==> flow/design.v <==
`timescale 1ns / 1ps
module clk_div(
   input wire sys_clk,
   input wire sys_clk_rst,
   output wire gen_clk, 
   output wire ps_clk, 
   output wire fsk_clk, 
   output wire gen_en,
   output wire ps_en,
   output wire fsk_en
);
   parameter fsk_div=5;
   parameter ps_div=fsk_div*16;
   parameter gen_div=ps_div*16;
   reg [$clog2(fsk_div)-1:0] fsk_cnt;
   reg [$clog2(ps_div)-1:0] ps_cnt;
   reg [$clog2(gen_div)-1:0] gen_cnt;
   reg gen_clk_reg;
   reg ps_clk_reg;
   reg fsk_clk_reg;
   assign gen_clk=gen_clk_reg;
   assign ps_clk=ps_clk_reg;
   assign fsk_clk=fsk_clk_reg;
   assign gen_en=~(gen_cnt<gen_div-1) & ~gen_clk_reg;
   assign ps_en=~(ps_cnt<ps_div-1) & ~ps_clk_reg;
   assign fsk_en=~(fsk_cnt<fsk_div-1) & ~fsk_clk_reg;
   always@(posedge sys_clk or posedge sys_clk_rst) begin
     if(sys_clk_rst) begin
       gen_cnt<=32'd0;
       ps_cnt<=32'd0;
       fsk_cnt<=32'd0;
       gen_clk_reg<=1'b0;
       ps_clk_reg<=1'b0;
       fsk_clk_reg<=1'b0;
     end
     else begin
       if(gen_cnt<gen_div-1) begin
         gen_cnt<=gen_cnt+32'd1;
         gen_clk_reg<=gen_clk_reg;
       end
       else begin
         gen_cnt<=32'd0;
         gen_clk_reg<=~gen_clk_reg;
       end
       if(ps_cnt<ps_div-1) begin
         ps_cnt<=ps_cnt+32'd1;
         ps_clk_reg<=ps_clk_reg;
       end
       else begin
         ps_cnt<=32'd0;
         ps_clk_reg<=~ps_clk_reg;
       end
       if(fsk_cnt<fsk_div-1) begin
         fsk_cnt<=fsk_cnt+32'd1;
         fsk_clk_reg<=fsk_clk_reg;
       end
       else begin
         fsk_cnt<=32'd0;
         fsk_clk_reg<=~fsk_clk_reg;
       end
     end
   end
endmodule
`timescale 1ns / 1ps
module sig_gen(
  input wire clk,
  input wire rst,
  input wire en,
  output wire [7:0] data_out
);
  reg [7:0] data_out_reg;
  assign data_out=data_out_reg;
  always@(posedge clk or posedge rst) begin
   if(rst) begin
    data_out_reg<=8'd0;
   end
   else if(en) begin
    data_out_reg<=data_out_reg+8'd1;
   end
  end
endmodule
`timescale 1ns / 1ps
module hamming_encode(
    input wire [7:0] bitstream,
    input wire clk,
    input wire rst,
    input wire en,
    output wire [15:0] hammingcode
);    
    reg [2:0] check1;
    reg [2:0] check2;
    reg [15:0] hammingcode_reg;
    assign hammingcode=hammingcode_reg;
always @(*) begin
    check1[2] <= bitstream[7] ^ bitstream[6] ^ bitstream[5];
    check1[1] <= bitstream[7] ^ bitstream[6] ^ bitstream[4];
    check1[0] <= bitstream[7] ^ bitstream[5] ^ bitstream[4];
    check2[2] <= bitstream[3] ^ bitstream[2] ^ bitstream[1];
    check2[1] <= bitstream[3] ^ bitstream[2] ^ bitstream[0];
    check2[0] <= bitstream[3] ^ bitstream[1] ^ bitstream[0];
end
always @(posedge clk or posedge rst) begin
    if (rst) begin
        hammingcode_reg <= 16'd0;
    end
    else if (en) hammingcode_reg <= {2'b11,bitstream[7:4], check1[2:0], bitstream[3:0], check2[2:0]};
end
endmodule
`timescale 1ns / 1ps
module P2S(
   input wire clk, 
   input wire rst,
   input wire en,
   input wire [15:0] din,
   output reg dout,
   output reg sig_valid
    );
    reg [3:0] cnt;
    always@(posedge clk or posedge rst) begin
      if(rst) begin
        cnt <= 4'd0;
        dout <= 1'b0;
        sig_valid <= 1'b0;
      end
      else if(en) begin
      if(din[15:14]==2'b11) begin
        dout <= din[15-cnt];
        sig_valid<=1'b1;
        if(cnt<=14) cnt <= cnt + 4'd1;
        else cnt <= 4'd0;
       end 
       else sig_valid<=1'b0;
      end
    end
endmodule
`timescale 1ns / 1ps
module fsk_modulate (
    input wire clk,
    input wire rst,
    input wire en,
    input wire bit_in,
    input wire sig_valid,
    output wire wave_out
);
    reg [3:0] cnt;
    reg wave_h, wave_l;
    always @(posedge clk or posedge rst) begin
		if (rst) begin
			cnt <= 4'b0000;
			wave_h <= 0;
			wave_l <= 0;
		end
		else if (en) begin
		 if(sig_valid) begin
			if(cnt == 4'b0111) begin
				wave_h <= ~wave_h;
				wave_l <= ~wave_l;
				cnt <= 4'b0000;
			end
			else if(~(cnt%4)) begin
				wave_h <= ~wave_h;
			end
			cnt <= cnt + 1;
		 end
		 else cnt<=4'b0;
		end
    end
    assign wave_out = bit_in?wave_h:wave_l;
endmodule
`timescale 1ns / 1ps
module fsk_demodulate(
   input wire clk,
   input wire rst,
   input wire en,
   input wire in,
   output reg out
 );
    reg [4:0] zeronum;
    reg [4:0] clknum;
    reg last,outreg;
    always@(posedge clk or posedge rst)
    begin
		if (rst) begin
			last<=0;
			zeronum<=0;
			clknum<=5'b0;
			outreg<=0;
			out<=0;
		end
		else if (en) begin
			clknum<=clknum+1;
			if(in!=last)
			begin
				zeronum<=zeronum+1;
			end
			if(clknum == 3) 
			begin
				if(zeronum > 1)
				begin
					outreg<=1;
				end
				else
				begin
					outreg<=0;
				end
			end 
			if(clknum == 15)
			begin
				clknum<=0;
				zeronum<=0;
				out<=outreg;
			end
			last<=in;
		end
    end
endmodule
`timescale 1ns / 1ps
module S2P(
  input wire clk, 
  input wire rst,
  input wire en,
  input wire din,
  output reg [13:0] hammingcode
    );
    reg [1:0] current;
    reg [1:0] next;
    parameter IDLE = 2'b00;
    parameter START = 2'b01;
    parameter RECEIVE = 2'b11;
    reg [13:0] temp_reg;
    reg current_bit;
    reg [15:0] cnt;
    reg flag; 
    always@(posedge clk or posedge rst) begin
      if(rst) begin
       current <= IDLE;
      end
      else if(en) begin
       current <= next;
      end
    end
    always@(*) begin
     case(current)
      IDLE:
        if(current_bit) next<=START;
        else next<=IDLE;
      START:
        if(current_bit) next<=RECEIVE;
        else next<=IDLE; 
      RECEIVE:begin
        if(cnt<13) begin
         next <= RECEIVE; 
        end
        else begin
         next <= IDLE;
        end
      end
      default:next <= IDLE;
     endcase
    end
    always@(posedge clk or posedge rst) begin
     if(rst) begin
      current_bit <= 1'b0;
      temp_reg <= 14'b0;
      cnt <= 16'd0;
      flag <= 1'b0;
      hammingcode <= 14'b0;
     end
     else if(en) begin
      current_bit<=din;
      case(current)
        IDLE:begin
         flag<=1'b0;
         temp_reg<=14'b0;
        end
        START:begin
         flag<=1'b0;
         temp_reg<=14'b0;
        end
        RECEIVE:begin
         temp_reg[13-cnt]<=current_bit;
         cnt<=cnt+16'd1;
         flag<=1'b0;
         if(cnt==13) begin
          flag<=1'b1;
          cnt<=16'd0;
         end
        end
        default:begin
         flag<=1'b0;
         temp_reg<=14'b0;
        end
      endcase
      if(flag) begin
       hammingcode <= temp_reg;
      end
     end
    end
endmodule
`timescale 1ns / 1ps
module hamming_decode(
    input [13:0] code,
    input clk,
    input rst,
    input en,
    output reg [7:0] bitstream
    );
    reg [2:0] check1;
    reg [2:0] check2;
always @(*) begin
    check1[2] <= code[13] ^ code[12] ^ code[11] ^ code[9];
    check1[1] <= code[13] ^ code[12] ^ code[10] ^ code[8];
    check1[0] <= code[13] ^ code[11] ^ code[10] ^ code[7];
    check2[2] <= code[6] ^ code[5] ^ code[4] ^ code[2];
    check2[1] <= code[6] ^ code[5] ^ code[3] ^ code[1];
    check2[0] <= code[6] ^ code[4] ^ code[3] ^ code[0];
end
always @(posedge clk or posedge rst) begin
     if (rst) begin
       bitstream <= 4'd0;
     end
     else if (en) begin
        case(check1)
            3'b111: bitstream[7:4] <= {~code[13], code[12:10]};
            3'b110: bitstream[7:4] <= {code[13], ~code[12], code[11:10]};
            3'b101: bitstream[7:4] <= {code[13:12], ~code[11], code[10]};
            3'b011: bitstream[7:4] <= {code[13:11], ~code[10]};
            default: bitstream[7:4] <= code[13:10];
        endcase
        case(check2)
            3'b111: bitstream[3:0] <= {~code[6], code[5:3]};
            3'b110: bitstream[3:0] <= {code[6], ~code[5], code[4:3]};
            3'b101: bitstream[3:0] <= {code[6:5], ~code[4], code[3]};
            3'b011: bitstream[3:0] <= {code[6:4], ~code[3]};
            default: bitstream[3:0] <= code[6:3];
        endcase
     end
end
endmodule
`timescale 1ns / 1ps
module Tx_top(
  input wire sys_clk,
  input wire sys_clk_rst,
  input wire rst,
  output wire [7:0] data_out, 
  output wire [15:0] hammingcode,
  output wire fsk_out 
);
  wire gen_clk;
  wire ps_clk;
  wire fsk_clk;
  wire gen_en;
  wire ps_en;
  wire fsk_en;
  clk_div my_clk_div(
   .sys_clk(sys_clk),
   .sys_clk_rst(sys_clk_rst),
   .gen_clk(gen_clk),
   .ps_clk(ps_clk),
   .fsk_clk(fsk_clk),
   .gen_en(gen_en),
   .ps_en(ps_en),
   .fsk_en(fsk_en)
  );
  sig_gen my_sig_gen(
    .clk(sys_clk),
    .en(gen_en),
    .rst(rst),
    .data_out(data_out)
  );
  hamming_encode my_hamming_encode(
    .bitstream(data_out),
    .clk(sys_clk),
    .en(gen_en),
    .rst(rst),
    .hammingcode(hammingcode)
  );
  wire dout;
  wire sig_valid;
  P2S my_P2S(
    .clk(sys_clk),
    .en(ps_en),
    .rst(rst),
    .din(hammingcode),
    .dout(dout),
    .sig_valid(sig_valid)
  );
  fsk_modulate my_fsk_modulate(
    .clk(sys_clk),
    .en(fsk_en),
    .rst(rst),
    .bit_in(dout),
    .sig_valid(sig_valid),
    .wave_out(fsk_out)
  );
endmodule
`timescale 1ns / 1ps
module Rx_top(
  input wire sys_clk,
  input wire sys_clk_rst,
  input wire rst,
  input wire bit_in, 
  output wire [13:0] hammingcode,
  output wire [7:0] sig_out
);
  wire gen_clk;
  wire ps_clk;
  wire fsk_clk;
  wire gen_en;
  wire ps_en;
  wire fsk_en;
  clk_div my_clk_div(
   .sys_clk(sys_clk),
   .sys_clk_rst(sys_clk_rst),
   .gen_clk(gen_clk),
   .ps_clk(ps_clk),
   .fsk_clk(fsk_clk),
   .gen_en(gen_en),
   .ps_en(ps_en),
   .fsk_en(fsk_en)
  );
  wire de_fsk_out;
  fsk_demodulate my_fsk_demodulate(
    .clk(sys_clk),
    .en(fsk_en),
    .rst(rst),
    .in(bit_in),
    .out(de_fsk_out)
  );
  S2P my_S2P(
    .clk(sys_clk),
    .en(ps_en),
    .rst(rst),
    .din(de_fsk_out),
    .hammingcode(hammingcode)
  );
  hamming_decode my_hamming_decode(
    .code(hammingcode),
    .clk(sys_clk),
    .en(gen_en),
    .rst(rst),
    .bitstream(sig_out)
  );
endmodule
`timescale 1ns / 1ps
module comm_top(
  input wire sys_clk,
  input wire sys_clk_rst,
  input wire rst,
  input wire bit_in, 
  output wire bit_out, 
  output wire [7:0] data_trans, 
  output wire [7:0] data_recev 
);
  wire [15:0] en_hamming_code; 
  wire [13:0] de_hamming_code; 
Tx_top my_Tx_top(
  .sys_clk(sys_clk),
  .sys_clk_rst(sys_clk_rst),
  .rst(rst),
  .data_out(data_trans), 
  .hammingcode(en_hamming_code),
  .fsk_out(bit_out) 
);
Rx_top my_Rx_top(
  .sys_clk(sys_clk),
  .sys_clk_rst(sys_clk_rst),
  .rst(rst),
  .bit_in(bit_in), 
  .hammingcode(de_hamming_code),
  .sig_out(data_recev) 
);
endmodule
### From RTL to reports: comm_top

Tool output for the design above, in the order of the flow.
Lines are those of the file above, counted from 1.
Operators carry their Yosys type and port widths (W data, S select, Z words).
The mark -- stands for no value.

| set-up | value |
|---|---|
| top | comm_top |
| clock | sys_clk |
| library | sky130hd |
| library corner | tt_025C_1v80 |

### Elaborated design

Yosys after proc, flatten, opt, wreduce and memory -nomap, before mapping. Memory bits, and registers merged into a memory's read port (data or address), are not among the register bits. Print and check cells are not counted. Equal cells are merged and count once.

| bit counts | value |
|---|---|
| register bits | 152 |
| bits of input ports | 4 |
| output and inout bits | 17 |
| word-level cells | 172 |

| operators by class | value |
|---|---|
| add/subtract/negate cells | 15 |
| order comparisons | 9 |
| eq/ne operators | 16 |
| shift-type cells | 3 |
| mux-type cells | 26 |
| bitwise operators | 58 |
| reduce/logical cells | 12 |

Operators with widths:

| kind | count |
|---|---|
| $shift A1 B33 Y14 | 1 |
| $shift A1 B33 Y14 const A | 1 |
| $neg A32 Y33 | 1 |
| $not A2 Y32 | 1 |
| $reduce_bool A32 Y1 | 1 |
| $pmux W4 S4 | 2 |
| $xor A1 B1 Y1 | 26 |
| $not A1 Y1 | 22 |
| $add A11 B1 Y11 const B | 2 |
| $lt A11 B11 Y1 const B | 2 |
| $mux W11 | 2 |
| $eq A3 B3 Y1 const B | 6 |
| $sub A4 B16 Y17 const A | 1 |
| $add A16 B1 Y16 const B | 1 |
| $lt A16 B4 Y1 const B | 1 |
| $eq A16 B4 Y1 const B | 1 |
| $shiftx A16 B5 Y1 | 1 |
| $mux W16 | 1 |
| $mux W5 | 3 |
| $and A14 B14 Y14 | 1 |
| $or A14 B14 Y14 | 1 |
| $not A14 Y14 | 1 |
| $add A7 B1 Y7 const B | 2 |
| $lt A7 B7 Y1 const B | 2 |
| $mux W14 | 1 |
| $mux W7 | 2 |
| $reduce_and A2 Y1 | 6 |
| $add A5 B1 Y5 const B | 2 |

Not listed: further kinds 23, cells in them 45.

### Depth

Yosys ltp: most cells in a row. Word level: on the elaborated netlist, between registers, memories and ports. Mapped: between sequential cells and ports; inverters and the memories' decode and read muxes count.

| logic depth | value |
|---|---|
| word-level depth | 7 |
| ABC_AREA | 0 |
| mapped depth | 15 |
| mapped depth without buffers | 13 |

### After synthesis

Yosys stat after the flow's synthesis: flattened, memories mapped to cells. It holds for the ABC_AREA given above (unset counts as 0); a run with the other value may have another netlist.
The area totals of this step are shown rounded.

| mapped netlist | value |
|---|---|
| cells in the netlist | 808 |
| chip area (Yosys) | 8,020 sq um |
| sequential part of the area | 3,830 sq um |
| mapped flip-flops | 153 |
| buffer cells | 42 |

Cells by type:

| cell | count | area in all (sq um) |
|---|---|---|
| sky130_fd_sc_hd__dfrtp_1 | 152 | 3.8E+03 |
| sky130_fd_sc_hd__xnor2_1 | 64 | 560.538 |
| sky130_fd_sc_hd__nand2_1 | 112 | 420.403 |
| sky130_fd_sc_hd__xor2_1 | 45 | 394.128 |
| sky130_fd_sc_hd__nor2_1 | 79 | 296.534 |
| sky130_fd_sc_hd__ha_1 | 19 | 237.728 |
| sky130_fd_sc_hd__mux2_2 | 19 | 213.955 |
| sky130_fd_sc_hd__nand3_1 | 37 | 185.178 |
| sky130_fd_sc_hd__o21ai_0 | 28 | 140.134 |
| sky130_fd_sc_hd__and3_1 | 20 | 125.12 |
| sky130_fd_sc_hd__nand4_1 | 20 | 125.12 |
| sky130_fd_sc_hd__clkbuf_1 | 31 | 116.362 |
| sky130_fd_sc_hd__a21oi_1 | 22 | 110.106 |
| sky130_fd_sc_hd__nor2b_1 | 16 | 100.096 |
| sky130_fd_sc_hd__mux4_2 | 4 | 90.086 |
| sky130_fd_sc_hd__nor3_1 | 13 | 65.062 |
| sky130_fd_sc_hd__o2111ai_1 | 7 | 61.309 |
| sky130_fd_sc_hd__a2111oi_4 | 2 | 55.053 |

Other cell types: 43; their cells: 118.
By module: a second synthesis without flattening, with its own total; a netlist apart from the flattened one above.

| second synthesis, totals | value |
|---|---|
| cells (unflattened synthesis) | 875 |
| area total of the unflattened synthesis | 9,000 sq um |

Rows give one instance, submodules left out.

By module:

| module | instances | cells | area (sq um) | seq. area (sq um) |
|---|---|---|---|---|
| S2P | 1 | 367 | 3,460 | 1,230 |
| clk_div | 2 | 103 | 1,110 | 601 |
| hamming_decode | 1 | 92 | 795 | 200 |
| fsk_demodulate | 1 | 68 | 729 | 325 |
| hamming_encode | 1 | 40 | 706 | 375 |
| P2S | 1 | 48 | 453 | 150 |
| sig_gen | 1 | 27 | 345 | 200 |
| fsk_modulate | 1 | 27 | 290 | 150 |
| Rx_top | 1 | 0 | 0.0 | 0.0 |
| Tx_top | 1 | 0 | 0.0 | 0.0 |
| comm_top | 1 | 0 | 0.0 | 0.0 |

### Worst setup path after synthesis

Source: OpenSTA report_checks on the synthesized netlist (no wires, ideal clock, input and output delay 20% of the period each), path of least setup slack; recovery checks are left aside. Register names are those of the netlist, which keeps one name where synthesis merged equal registers.

| timing after synthesis | value |
|---|---|
| kind | reg2reg |
| start point | register my_Rx_top.my_S2P.cnt[1] |
| end point | register my_Rx_top.my_S2P.temp_reg[9] |
| period | 10,000 ps |
| library setup time | 137 ps |
| time at the first pin | 0 ps |
| data arrival time | 3,351 ps |
| data required time | 9,863 ps |
| setup slack | 6,512 ps |
| delay of the path | 3,488 ps |
| stages on the path | 16 |
| buffers on the path | 2 |
| period reached after synthesis | 3,488 ps |

"delay of the path" = arrival - input delay + setup time.
"stages on the path" counts driving pins, that of a launching flip-flop among them; a cell with two outputs on the path counts twice.
"period reached after synthesis" is the clock period less the worst setup slack; recovery checks do not enter. This is arithmetic on one report: input and output delays are still those of the set period (20% each).
Between the ends stands the longest chain of elaborated cells between them, by number of cells; it is not shown to be the way that was timed. Of several equally long chains one is given.
Each line given opens the expression or statement behind the cell; cells for indexed reads and writes are added by Yosys, which also makes memories of some case tables.
At most two assigning lines are given for a register; there are more.
Where a signal picks the word or bit written, the line may be left out of the assigning lines.

| on the way, after synthesis | value |
|---|---|
| cells stage by stage | sky130_fd_sc_hd__dfrtp_1 sky130_fd_sc_hd__ha_1 sky130_fd_sc_hd__buf_2 sky130_fd_sc_hd__a2111oi_4 sky130_fd_sc_hd__nand3_2 sky130_fd_sc_hd__nor4b_2 sky130_fd_sc_hd__o2111ai_1 sky130_fd_sc_hd__nor3_1 sky130_fd_sc_hd__ha_1 sky130_fd_sc_hd__inv_1 sky130_fd_sc_hd__nor3_1 sky130_fd_sc_hd__a32o_1 sky130_fd_sc_hd__clkbuf_1 sky130_fd_sc_hd__o2111ai_1 sky130_fd_sc_hd__a21oi_1 sky130_fd_sc_hd__o32ai_2 |
| length of the longest elaborated chain | 7 |
| elaborated cells between the ends (all ways) | 8 |
| source lines of those cells | 2 |
| classes of those cells | 2 x add/sub; 2 x shift; 1 x mux; 3 x logic |

RTL lines, path after synthesis:

| element | line | RTL |
|---|---|---|
| start, declared | 232 | `reg [15:0] cnt;` |
| start, assigned | 265 | `cnt <= 16'd0;` |
| start, assigned | 282 | `cnt<=cnt+16'd1;` |
| $sub A4 B16 Y17 | 281 | `temp_reg[13-cnt]<=current_bit;` |
| $neg A32 Y33 | 281 |  |
| $shift A1 B33 Y14 | 281 |  |
| $not A14 Y14 | 281 |  |
| $and A14 B14 Y14 | 281 |  |
| $or A14 B14 Y14 | 281 |  |
| $mux W14 | 271 | `case(current)` |
| end, assigned | 264 | `temp_reg <= 14'b0;` |
| end, assigned | 274 | `temp_reg<=14'b0;` |
| end, declared | 230 | `reg [13:0] temp_reg;` |

### Path in the finished layout

Path of least setup slack in the final report of run 1 (OpenROAD, finished layout, wires in). Where an end is a register, its clock arrival counts in the times.
The report prints the path's times to 10 ps; the period is as set.

| timing post-layout | value |
|---|---|
| kind | reg2reg |
| start point | register my_Rx_top.my_S2P.cnt[1] |
| end point | register my_Rx_top.my_S2P.temp_reg[9] |
| period | 10,000 ps |
| library setup time | 90 ps |
| time at the first pin | 420 ps |
| data arrival time | 4,440 ps |
| data required time | 10,330 ps |
| setup slack | 5,890 ps |
| stages on the path | 13 |
| buffers on the path | 0 |

Between the ends stands the longest chain of elaborated cells between them, by number of cells; it is not shown to be the way that was timed. Of several equally long chains one is given.
At most two assigning lines are given for a register; there are more.
Where a signal picks the word or bit written, the line may be left out of the assigning lines.

| on the way, post-layout | value |
|---|---|
| cells stage by stage | sky130_fd_sc_hd__dfrtp_1 sky130_fd_sc_hd__ha_1 sky130_fd_sc_hd__a2111oi_4 sky130_fd_sc_hd__nand3_2 sky130_fd_sc_hd__nor4b_2 sky130_fd_sc_hd__o2111ai_1 sky130_fd_sc_hd__nor3_1 sky130_fd_sc_hd__ha_1 sky130_fd_sc_hd__nand2b_1 sky130_fd_sc_hd__a2111oi_4 sky130_fd_sc_hd__or2_1 sky130_fd_sc_hd__nand4_4 sky130_fd_sc_hd__o32ai_2 |
| length of the longest elaborated chain | 7 |
| elaborated cells between the ends (all ways) | 8 |
| source lines of those cells | 2 |
| classes of those cells | 2 x add/sub; 2 x shift; 1 x mux; 3 x logic |

RTL lines, path post-layout:

| element | line | RTL |
|---|---|---|
| start, declared | 232 | `reg [15:0] cnt;` |
| start, assigned | 265 | `cnt <= 16'd0;` |
| start, assigned | 282 | `cnt<=cnt+16'd1;` |
| $sub A4 B16 Y17 | 281 | `temp_reg[13-cnt]<=current_bit;` |
| $neg A32 Y33 | 281 |  |
| $shift A1 B33 Y14 | 281 |  |
| $not A14 Y14 | 281 |  |
| $and A14 B14 Y14 | 281 |  |
| $or A14 B14 Y14 | 281 |  |
| $mux W14 | 271 | `case(current)` |
| end, assigned | 264 | `temp_reg <= 14'b0;` |
| end, assigned | 274 | `temp_reg<=14'b0;` |
| end, declared | 230 | `reg [13:0] temp_reg;` |

Subject: comm_top on sky130hd, stored results

Hello all,

Below are 5 stored runs of the flow (Yosys, OpenROAD; platform sky130hd) on comm_top, each with its settings and what was measured, unordered. Constraints: input delay and output delay 20% of the set period each, output load 0.01 pF.
"period reached" = clock period - worst setup slack. The figure is calculated, with input and output delays left at 20% of the set period.
Results are given in rounded form.
Settings: n/a = not set for that run.
A result given as n/a is not shown for that run.

| run | CORE_UTILIZATION | period_ns | CAP_MARGIN | CORE_MARGIN | SLEW_MARGIN | CELL_PAD_IN_SITES_GLOBAL_PLACEMENT | CTS_CLUSTER_DIAMETER | GPL_ROUTABILITY_DRIVEN | SETUP_SLACK_MARGIN | TNS_END_PERCENT | GPL_TIMING_DRIVEN | ABC_AREA | CTS_CLUSTER_SIZE | HOLD_SLACK_MARGIN | MIN_ROUTING_LAYER | CELL_PAD_IN_SITES_DETAIL_PLACEMENT | CORE_ASPECT_RATIO | MAX_ROUTING_LAYER | PLACE_DENSITY_LB_ADDON | chip area in the Yosys report (sq um) | area of the die (sq um) | final utilization (%) | period reached (ps) | smallest setup slack (ps) |
|---|---|---|---|---|---|---|---|---|---|---|---|---|---|---|---|---|---|---|---|---|---|---|---|---|
| run 1 | 40 | 10.0 | 20 | 2 | 20 | n/a | n/a | n/a | n/a | n/a | n/a | n/a | n/a | n/a | n/a | n/a | n/a | n/a | n/a | 8,020 | 21,200 | 45.8 | 4,106 | 5,890 |
| run 2 | 23 | 10.0 | 20 | 2 | 20 | 3 | 144 | 0 | -0.01 | 85 | n/a | n/a | n/a | n/a | n/a | n/a | n/a | n/a | n/a | 8,020 | 36,400 | 26.9 | 4,154 | 5,850 |
| run 3 | 23 | 10.0 | 20 | 2 | 0 | 3 | 144 | 1 | -0.01 | 85 | 0 | n/a | n/a | n/a | n/a | n/a | n/a | n/a | n/a | 8,020 | 36,400 | 27.5 | 4,183 | 5,820 |
| run 4 | 43 | 3.75 | 0 | 2 | 30 | 0 | n/a | n/a | -0.36 | 60 | 0 | 0 | 82 | 0.11 | met2 | n/a | n/a | n/a | n/a | 8,020 | 19,800 | 51.2 | 3,799 | -49 |
| run 5 | 67 | 6.48 | 40 | 2 | 40 | 3 | 75 | 1 | -0.01 | 85 | 1 | 0 | n/a | n/a | met2 | 1 | 1.23 | met4 | 0.12 | n/a | n/a | n/a | n/a | n/a |

Run 5: no final report: placement broke off with FLW-0024

Thanks
